==> flow/design.v <==
`timescale 1ns / 1ps
module cordic_single_stage #(parameter m = 6, parameter n = 10, parameter iter_length = 4)(clk, x_in, y_in, z_in, i, atan, x_out, y_out, z_out);
	input clk;
	input signed [m + n - 1:0] x_in, y_in, z_in;
	input signed [m + n - 1:0] atan;
	input [iter_length - 1:0] i;
	output reg [m + n - 1:0] x_out, y_out, z_out;
	reg signed [1:0] d;	
	always @(posedge clk) begin
		d = z_in[m + n - 1] == 1'b0 ? 1 : -1;
		x_out <= x_in - d * (y_in >>> i);
		y_out <= y_in + d * (x_in >>> i);
		z_out <= z_in - d * atan;
	end
endmodule
`timescale 1ns / 1ps
module cordic_pipeline(clk, x0, y0, z0, out_x, out_y, out_z);
	parameter M = 6;
	parameter N = 10;
	parameter ITER_BIT = 4;
	parameter ITER_COUNT = 11;
	input clk;
	input signed [M + N - 1:0] x0;
	input signed [M + N - 1:0] y0;
	input signed [M + N - 1:0] z0;
	output signed [M + N - 1:0] out_x;
	output signed [M + N - 1:0] out_y;
	output signed [M + N - 1:0] out_z;
	reg signed [M + N - 1:0] atan_lut [ITER_COUNT:0];
	initial begin
		atan_lut[0] = 16'b0000001100100100;
		atan_lut[1] = 16'b0000000111011010;
		atan_lut[2] = 16'b0000000011111010;
		atan_lut[3] = 16'b0000000001111111;
		atan_lut[4] = 16'b0000000000111111;
		atan_lut[5] = 16'b0000000000011111;
		atan_lut[6] = 16'b0000000000001111;
		atan_lut[7] = 16'b0000000000000111;
		atan_lut[8] = 16'b0000000000000011;
		atan_lut[9] = 16'b0000000000000001;
		atan_lut[10] = 16'b0000000000000000;
		atan_lut[11] = 16'b0000000000000000;
	end
	wire signed [M + N - 1:0] x_values [ITER_COUNT:0];
	wire signed [M + N - 1:0] y_values [ITER_COUNT:0];
	wire signed [M + N - 1:0] z_values [ITER_COUNT:0];
	assign x_values[0] = x0;
	assign y_values[0] = y0;
	assign z_values[0] = z0;
	genvar i;
	generate
		for (i = 0; i < ITER_COUNT; i = i + 1)
			begin
				cordic_single_stage #(.m(M), .n(N), .iter_length(ITER_BIT)) stage (
					 .clk(clk), 
					 .x_in(x_values[i]), 
					 .y_in(y_values[i]), 
					 .z_in(z_values[i]), 
					 .i(i), 
					 .atan(atan_lut[i]), 
					 .x_out(x_values[i + 1]), 
					 .y_out(y_values[i + 1]), 
					 .z_out(z_values[i + 1])
				);
			end
	endgenerate
	assign out_x = x_values[ITER_COUNT];
	assign out_y = y_values[ITER_COUNT];
	assign out_z = z_values[ITER_COUNT];
endmodule
# Reports on cordic_pipeline
# Module cordic_pipeline before and after one edit of its RTL, step after step.
# "orig" refers to lines of the RTL above, "edited" to lines of the edited file.
# "diff": "edited" minus "orig" as printed here. "rel_change_pct": 100 x difference / "orig".
# Operators carry their Yosys type and port widths (W data, S select, Z words).
# Library cell names are shortened.
# Not given: --
# inputs
design,cordic_pipeline
clock_port,clk
lib,sky130hd
lib_corner,tt_025C_1v80

# Edit of the RTL
# The edit as a unified diff against the file above.
# This change comes from a script, not from a designer. The edited design behaves differently; no optimisation was intended.
# begin of diff
@@ -17,5 +17,5 @@
 module cordic_pipeline(clk, x0, y0, z0, out_x, out_y, out_z);
 	parameter M = 6;
-	parameter N = 10;
+	parameter N = 20;
 	parameter ITER_BIT = 4;
 	parameter ITER_COUNT = 11;
# end of diff

# After elaboration
# Source: Yosys, flattened and elaborated. Widths are those after wreduce; folded enables and synchronous resets count as part of the registers. Registers that Yosys merges into a memory's read port (data or address) are not register bits. Print and check cells do not count. Equal cells are merged and count once.
# Memory sizes are those after Yosys's memory passes, which may raise the word count (mostly to a power of two), join words into wider ones and drop unused or constant bits.
# bits
item,orig,edited,diff,rel_change_pct
regBits,528,858,330,62.50
rom_bits,160,160,0,0.00
memories,1,1,0,0.00
inputBits,49,79,30,61.22
out_inout_bits,48,78,30,62.50
# classes
item,orig,edited,diff,rel_change_pct
addsub,33,33,0,0.00
multipliers,33,33,0,0.00
muxes,11,11,0,0.00
# ops
op,orig,edited,diff,rel_change_pct
$sub A16 B16 Y16,14,0,-14,-100.00
$sub A26 B26 Y26,0,14,14,--
$mul A2 B16 Y16,13,0,-13,-100.00
$mul A2 B26 Y26,0,13,13,--
$add A16 B16 Y16,3,0,-3,-100.00
$add A26 B26 Y26,0,3,3,--
$mul A2 B10 Y12,2,0,-2,-100.00
$mul A2 B11 Y13,2,0,-2,-100.00
$mul A2 B12 Y14,2,0,-2,-100.00
$mul A2 B13 Y15,2,0,-2,-100.00
$mul A2 B14 Y16,2,0,-2,-100.00
$mul A2 B15 Y16,2,0,-2,-100.00
$mul A2 B6 Y8,2,0,-2,-100.00
$mul A2 B7 Y9,2,0,-2,-100.00
$mul A2 B8 Y10,2,0,-2,-100.00
$mul A2 B9 Y11,2,0,-2,-100.00
$mul A2 B16 Y18,0,2,2,--
$mul A2 B17 Y19,0,2,2,--
$mul A2 B18 Y20,0,2,2,--
$mul A2 B19 Y21,0,2,2,--
$mul A2 B20 Y22,0,2,2,--
$mul A2 B21 Y23,0,2,2,--
$mul A2 B22 Y24,0,2,2,--
$mul A2 B23 Y25,0,2,2,--
$mul A2 B24 Y26,0,2,2,--
$mul A2 B25 Y26,0,2,2,--
$add A16 B10 Y16,1,0,-1,-100.00
$add A16 B11 Y16,1,0,-1,-100.00
# Unchanged operator kinds not shown: 1.
# Not every row of either side is listed.

# Longest topological paths
# Longest topological path by Yosys (ltp), each cell counted once; first at word level (registers and memories cut), then after technology mapping (sequential cells cut; the memories' decode and read muxes count).
# logic_depth
item,orig,edited,diff,rel_change_pct
depth_word,3,3,0,0.00
ABC_AREA,0,0,--,--
ltp_mapped,15,18,3,20.00

# After synthesis
# The flow's flattened synthesis, as Yosys stat reports it; memories are mapped. The netlist is that of the ABC_AREA named above (0 if unset); the other value can give another one.
# mapped
item,orig,edited,diff,rel_change_pct
cells,4996,9008,4012,80.30
mapped_area_mm2,0.0443763,0.0779948,0.0336185,75.76
flip_flops,528,858,330,62.50
# by_type
type,orig,edited,diff,rel_change_pct
inv_1,832,1591,759,91.23
ha_1,787,1342,555,70.52
nor2_1,416,829,413,99.28
dfxtp_1,528,858,330,62.50
a21oi_1,348,607,259,74.43
xnor2_1,346,595,249,71.97
fa_1,236,456,220,93.22
a21o_1,139,359,220,158.27
nand2_1,137,321,184,134.31
o21ai_0,189,272,83,43.92
nand3_1,53,125,72,135.85
nor2b_1,72,132,60,83.33
o21a_1,76,134,58,76.32
xor2_1,135,192,57,42.22
a31oi_1,28,77,49,175.00
o21bai_1,57,98,41,71.93
and3_1,24,63,39,162.50
o21ai_1,9,48,39,433.33
# Unchanged cell types not shown: 5.
# Not every row of either side is listed.
# The figures by module come from a second, unflattened synthesis with its own total; it is not the netlist above.
# unflattened
item,orig,edited,diff,rel_change_pct
cells_unflattened,8164,13939,5775,70.74
area_unflattened_mm2,0.0677087,0.11471,0.0470013,69.42
# Rows give one instance, submodules left out.
# modules_orig
mod,n_inst,cells,mod_area_mm2,seq_area_mm2
cordic_single_stage,11,742,0.0061547,0.0009609
cordic_pipeline,1,2,0.0000075,0
# modules_edited
mod,n_inst,cells,mod_area_mm2,seq_area_mm2
cordic_single_stage,11,1267,0.0104275,0.0015615
cordic_pipeline,1,2,0.0000075,0

# Path before layout
# Source: OpenSTA report_checks on the synthesized netlist (no wires, ideal clock, input and output delay 20% of the period each), path of least setup slack; recovery checks are left aside. Register names are those of the netlist, which keeps one name where synthesis merged equal registers.
# synth_path
item,orig,edited,diff,rel_change_pct
path_type,input -> register,register -> register,--,--
startpoint,in z0[15],reg genblk1[9].stage.z_out[25],--,--
endpoint,reg genblk1[0].stage.x_out[14],reg genblk1[10].stage.x_out[24],--,--
clock_period_ps,4000,4000,0,0.00
t_arrival_ps,3923,4613,690,17.59
required_ps,3928,3928,0,0.00
setup_slack_ps,5,-686,-691,--
delay_ps,3195,4685,1490,46.64
driving_pins,15,18,3,20.00
n_path_buf,1,2,1,100.00
period_less_setup_slack_ps,3995,4686,691,17.30
# "delay_ps" is the arrival time less input delay plus setup time.
# "driving_pins": output pins that drive a net of the path, with the launching flip-flop's if there is one; two outputs of one cell count as two.
# "period_less_setup_slack_ps" = period - worst setup slack (recovery checks aside). The figure is calculated, with input and output delays left at 20% of the set period.
# The rows between start and end are the longest chain of elaborated cells between them; the timing report does not say that the signal goes this way. Where chains are equally long, one stands for them.
# Each line given opens the expression or statement behind the cell; cells for indexed reads and writes are added by Yosys, which also makes memories of some case tables.
# synth_via_orig
cell_sequence,inv_1 > clkbuf_1 > nor2_1 > ha_1 > fa_1 > inv_1 > ha_1 > a21o_1 > a21oi_2 > o21bai_1 > a2111o_1 > and3_4 > or2_4 > a221oi_2 > xnor2_1
elab_chain_len,3
cells_between,3
lines_between,2
# synth_rtl_orig
item,line,source
from (decl),25,input signed [M + N - 1:0] z0;
$mux W2,10,d = z_in[m + n - 1] == 1'b0 ? 1 : -1;
$mul A2 B16 Y16,11,x_out <= x_in - d * (y_in >>> i);
$sub A16 B16 Y16,11,
to (assign),11,
to (decl),7,"output reg [m + n - 1:0] x_out, y_out, z_out;"
# synth_via_edited
cell_sequence,dfxtp_1 > clkbuf_1 > clkbuf_1 > nor2b_1 > ha_1 > fa_1 > inv_1 > ha_1 > nor2b_1 > o21ai_2 > a21boi_2 > o221a_4 > a311o_1 > or3_1 > a31oi_2 > o21ai_2 > a221oi_2 > xnor2_1
elab_chain_len,3
cells_between,3
lines_between,2
# synth_rtl_edited
item,line,source
from (decl),7,"output reg [m + n - 1:0] x_out, y_out, z_out;"
from (assign),13,z_out <= z_in - d * atan;
$mux W2,10,d = z_in[m + n - 1] == 1'b0 ? 1 : -1;
$mul A2 B16 Y18,11,x_out <= x_in - d * (y_in >>> i);
$sub A26 B18 Y26,11,
to (assign),11,
to (decl),7,

# Timing after layout
# Path of least setup slack in the final report of the runs of set A (OpenROAD, finished layout, wires in). Where an end is a register, its clock arrival counts in the times.
# The path's times are printed in steps of 10 ps; the period is the one set.
# layout_path
item,orig,edited,diff,rel_change_pct
path_type,input -> register,register -> register,--,--
startpoint,in z0[15],reg genblk1[7].stage.z_out[25],--,--
endpoint,reg genblk1[0].stage.x_out[14],reg genblk1[8].stage.x_out[24],--,--
clock_period_ps,3820,3820,0,0.00
t_arrival_ps,4210,4440,230,5.46
required_ps,4360,4480,120,2.75
setup_slack_ps,150,30,-120,--
driving_pins,14,17,3,21.43
n_path_buf,3,0,-3,-100.00
# The rows between start and end are the longest chain of elaborated cells between them; the timing report does not say that the signal goes this way. Where chains are equally long, one stands for them.
# layout_via_orig
cell_sequence,clkdlybuf4s50_1 > inv_2 > buf_8 > nor2_1 > ha_1 > fa_1 > inv_1 > ha_1 > buf_4 > a2111o_1 > and3_4 > or2_4 > a221oi_2 > xnor2_1
elab_chain_len,3
cells_between,3
lines_between,2
# layout_rtl_orig
item,line,source
from (decl),25,input signed [M + N - 1:0] z0;
$mux W2,10,d = z_in[m + n - 1] == 1'b0 ? 1 : -1;
$mul A2 B16 Y16,11,x_out <= x_in - d * (y_in >>> i);
$sub A16 B16 Y16,11,
to (assign),11,
to (decl),7,"output reg [m + n - 1:0] x_out, y_out, z_out;"
# layout_via_edited
cell_sequence,dfxtp_4 > clkinv_8 > nor2_4 > ha_4 > fa_1 > inv_2 > ha_4 > a21o_1 > or2_1 > or3_1 > o21ai_2 > o211ai_1 > a31oi_2 > nor2b_1 > o21a_1 > o41a_1 > xor2_1
elab_chain_len,3
cells_between,3
lines_between,2
# layout_rtl_edited
item,line,source
from (decl),7,"output reg [m + n - 1:0] x_out, y_out, z_out;"
from (assign),13,z_out <= z_in - d * atan;
$mux W2,10,d = z_in[m + n - 1] == 1'b0 ? 1 : -1;
$mul A2 B18 Y20,11,x_out <= x_in - d * (y_in >>> i);
$sub A26 B20 Y26,11,
to (assign),11,
to (decl),7,

# Measured runs
# Both versions went through the flow (Yosys, OpenROAD) with the same settings in each pair. Constraints: input delay and output delay 20% of the set period each, output load 0.01 pF.
# flow_settings_set_A
period_ns,3.82
CAP_MARGIN,20
CORE_MARGIN,2
CORE_UTILIZATION,40
SLEW_MARGIN,20
# results_set_A
item,orig,edited,diff,rel_change_pct
synth_chip_area_mm2,0.0443763,0.0779948,0.0336185,75.76
dieArea_mm2,0.11362,0.198537,0.084917,74.74
finalCellArea_mm2,0.0501206,0.0942566,0.0441360,88.06
util_pct,45.4,48.5,3.1,--
setup_worst_slack_ps,152,34,-118,--
fin_tns_ps,0,0,0,--
ws_hold_ps,325,331,6,--
period_less_ws_ps,3668,3786,118,3.22
# flow_settings_set_B
CELL_PAD_IN_SITES_DETAIL_PLACEMENT,0
CELL_PAD_IN_SITES_GLOBAL_PLACEMENT,0
CORE_MARGIN,6
CORE_UTILIZATION,40
CTS_CLUSTER_SIZE,97
GPL_ROUTABILITY_DRIVEN,0
MIN_ROUTING_LAYER,met2
PLACE_DENSITY_LB_ADDON,0.16
SLEW_MARGIN,10
period_ns,5.69
CAP_MARGIN,20
# results_set_B
item,orig,edited,diff,rel_change_pct
synth_chip_area_mm2,0.0443763,0.0779948,0.0336185,75.76
dieArea_mm2,0.119077,0.20573,0.086653,72.77
finalCellArea_mm2,0.0493023,0.0863916,0.0370893,75.23
util_pct,45.0,44.8,-0.2,--
setup_worst_slack_ps,1350,904,-446,--
fin_tns_ps,0,0,0,--
ws_hold_ps,326,326,0,--
period_less_ws_ps,4340,4786,446,10.28
# "period_less_ws_ps" is the run's clock period less its worst setup slack. It is reckoned from that one timing run; input and output delays stay at 20% of the period that was set.
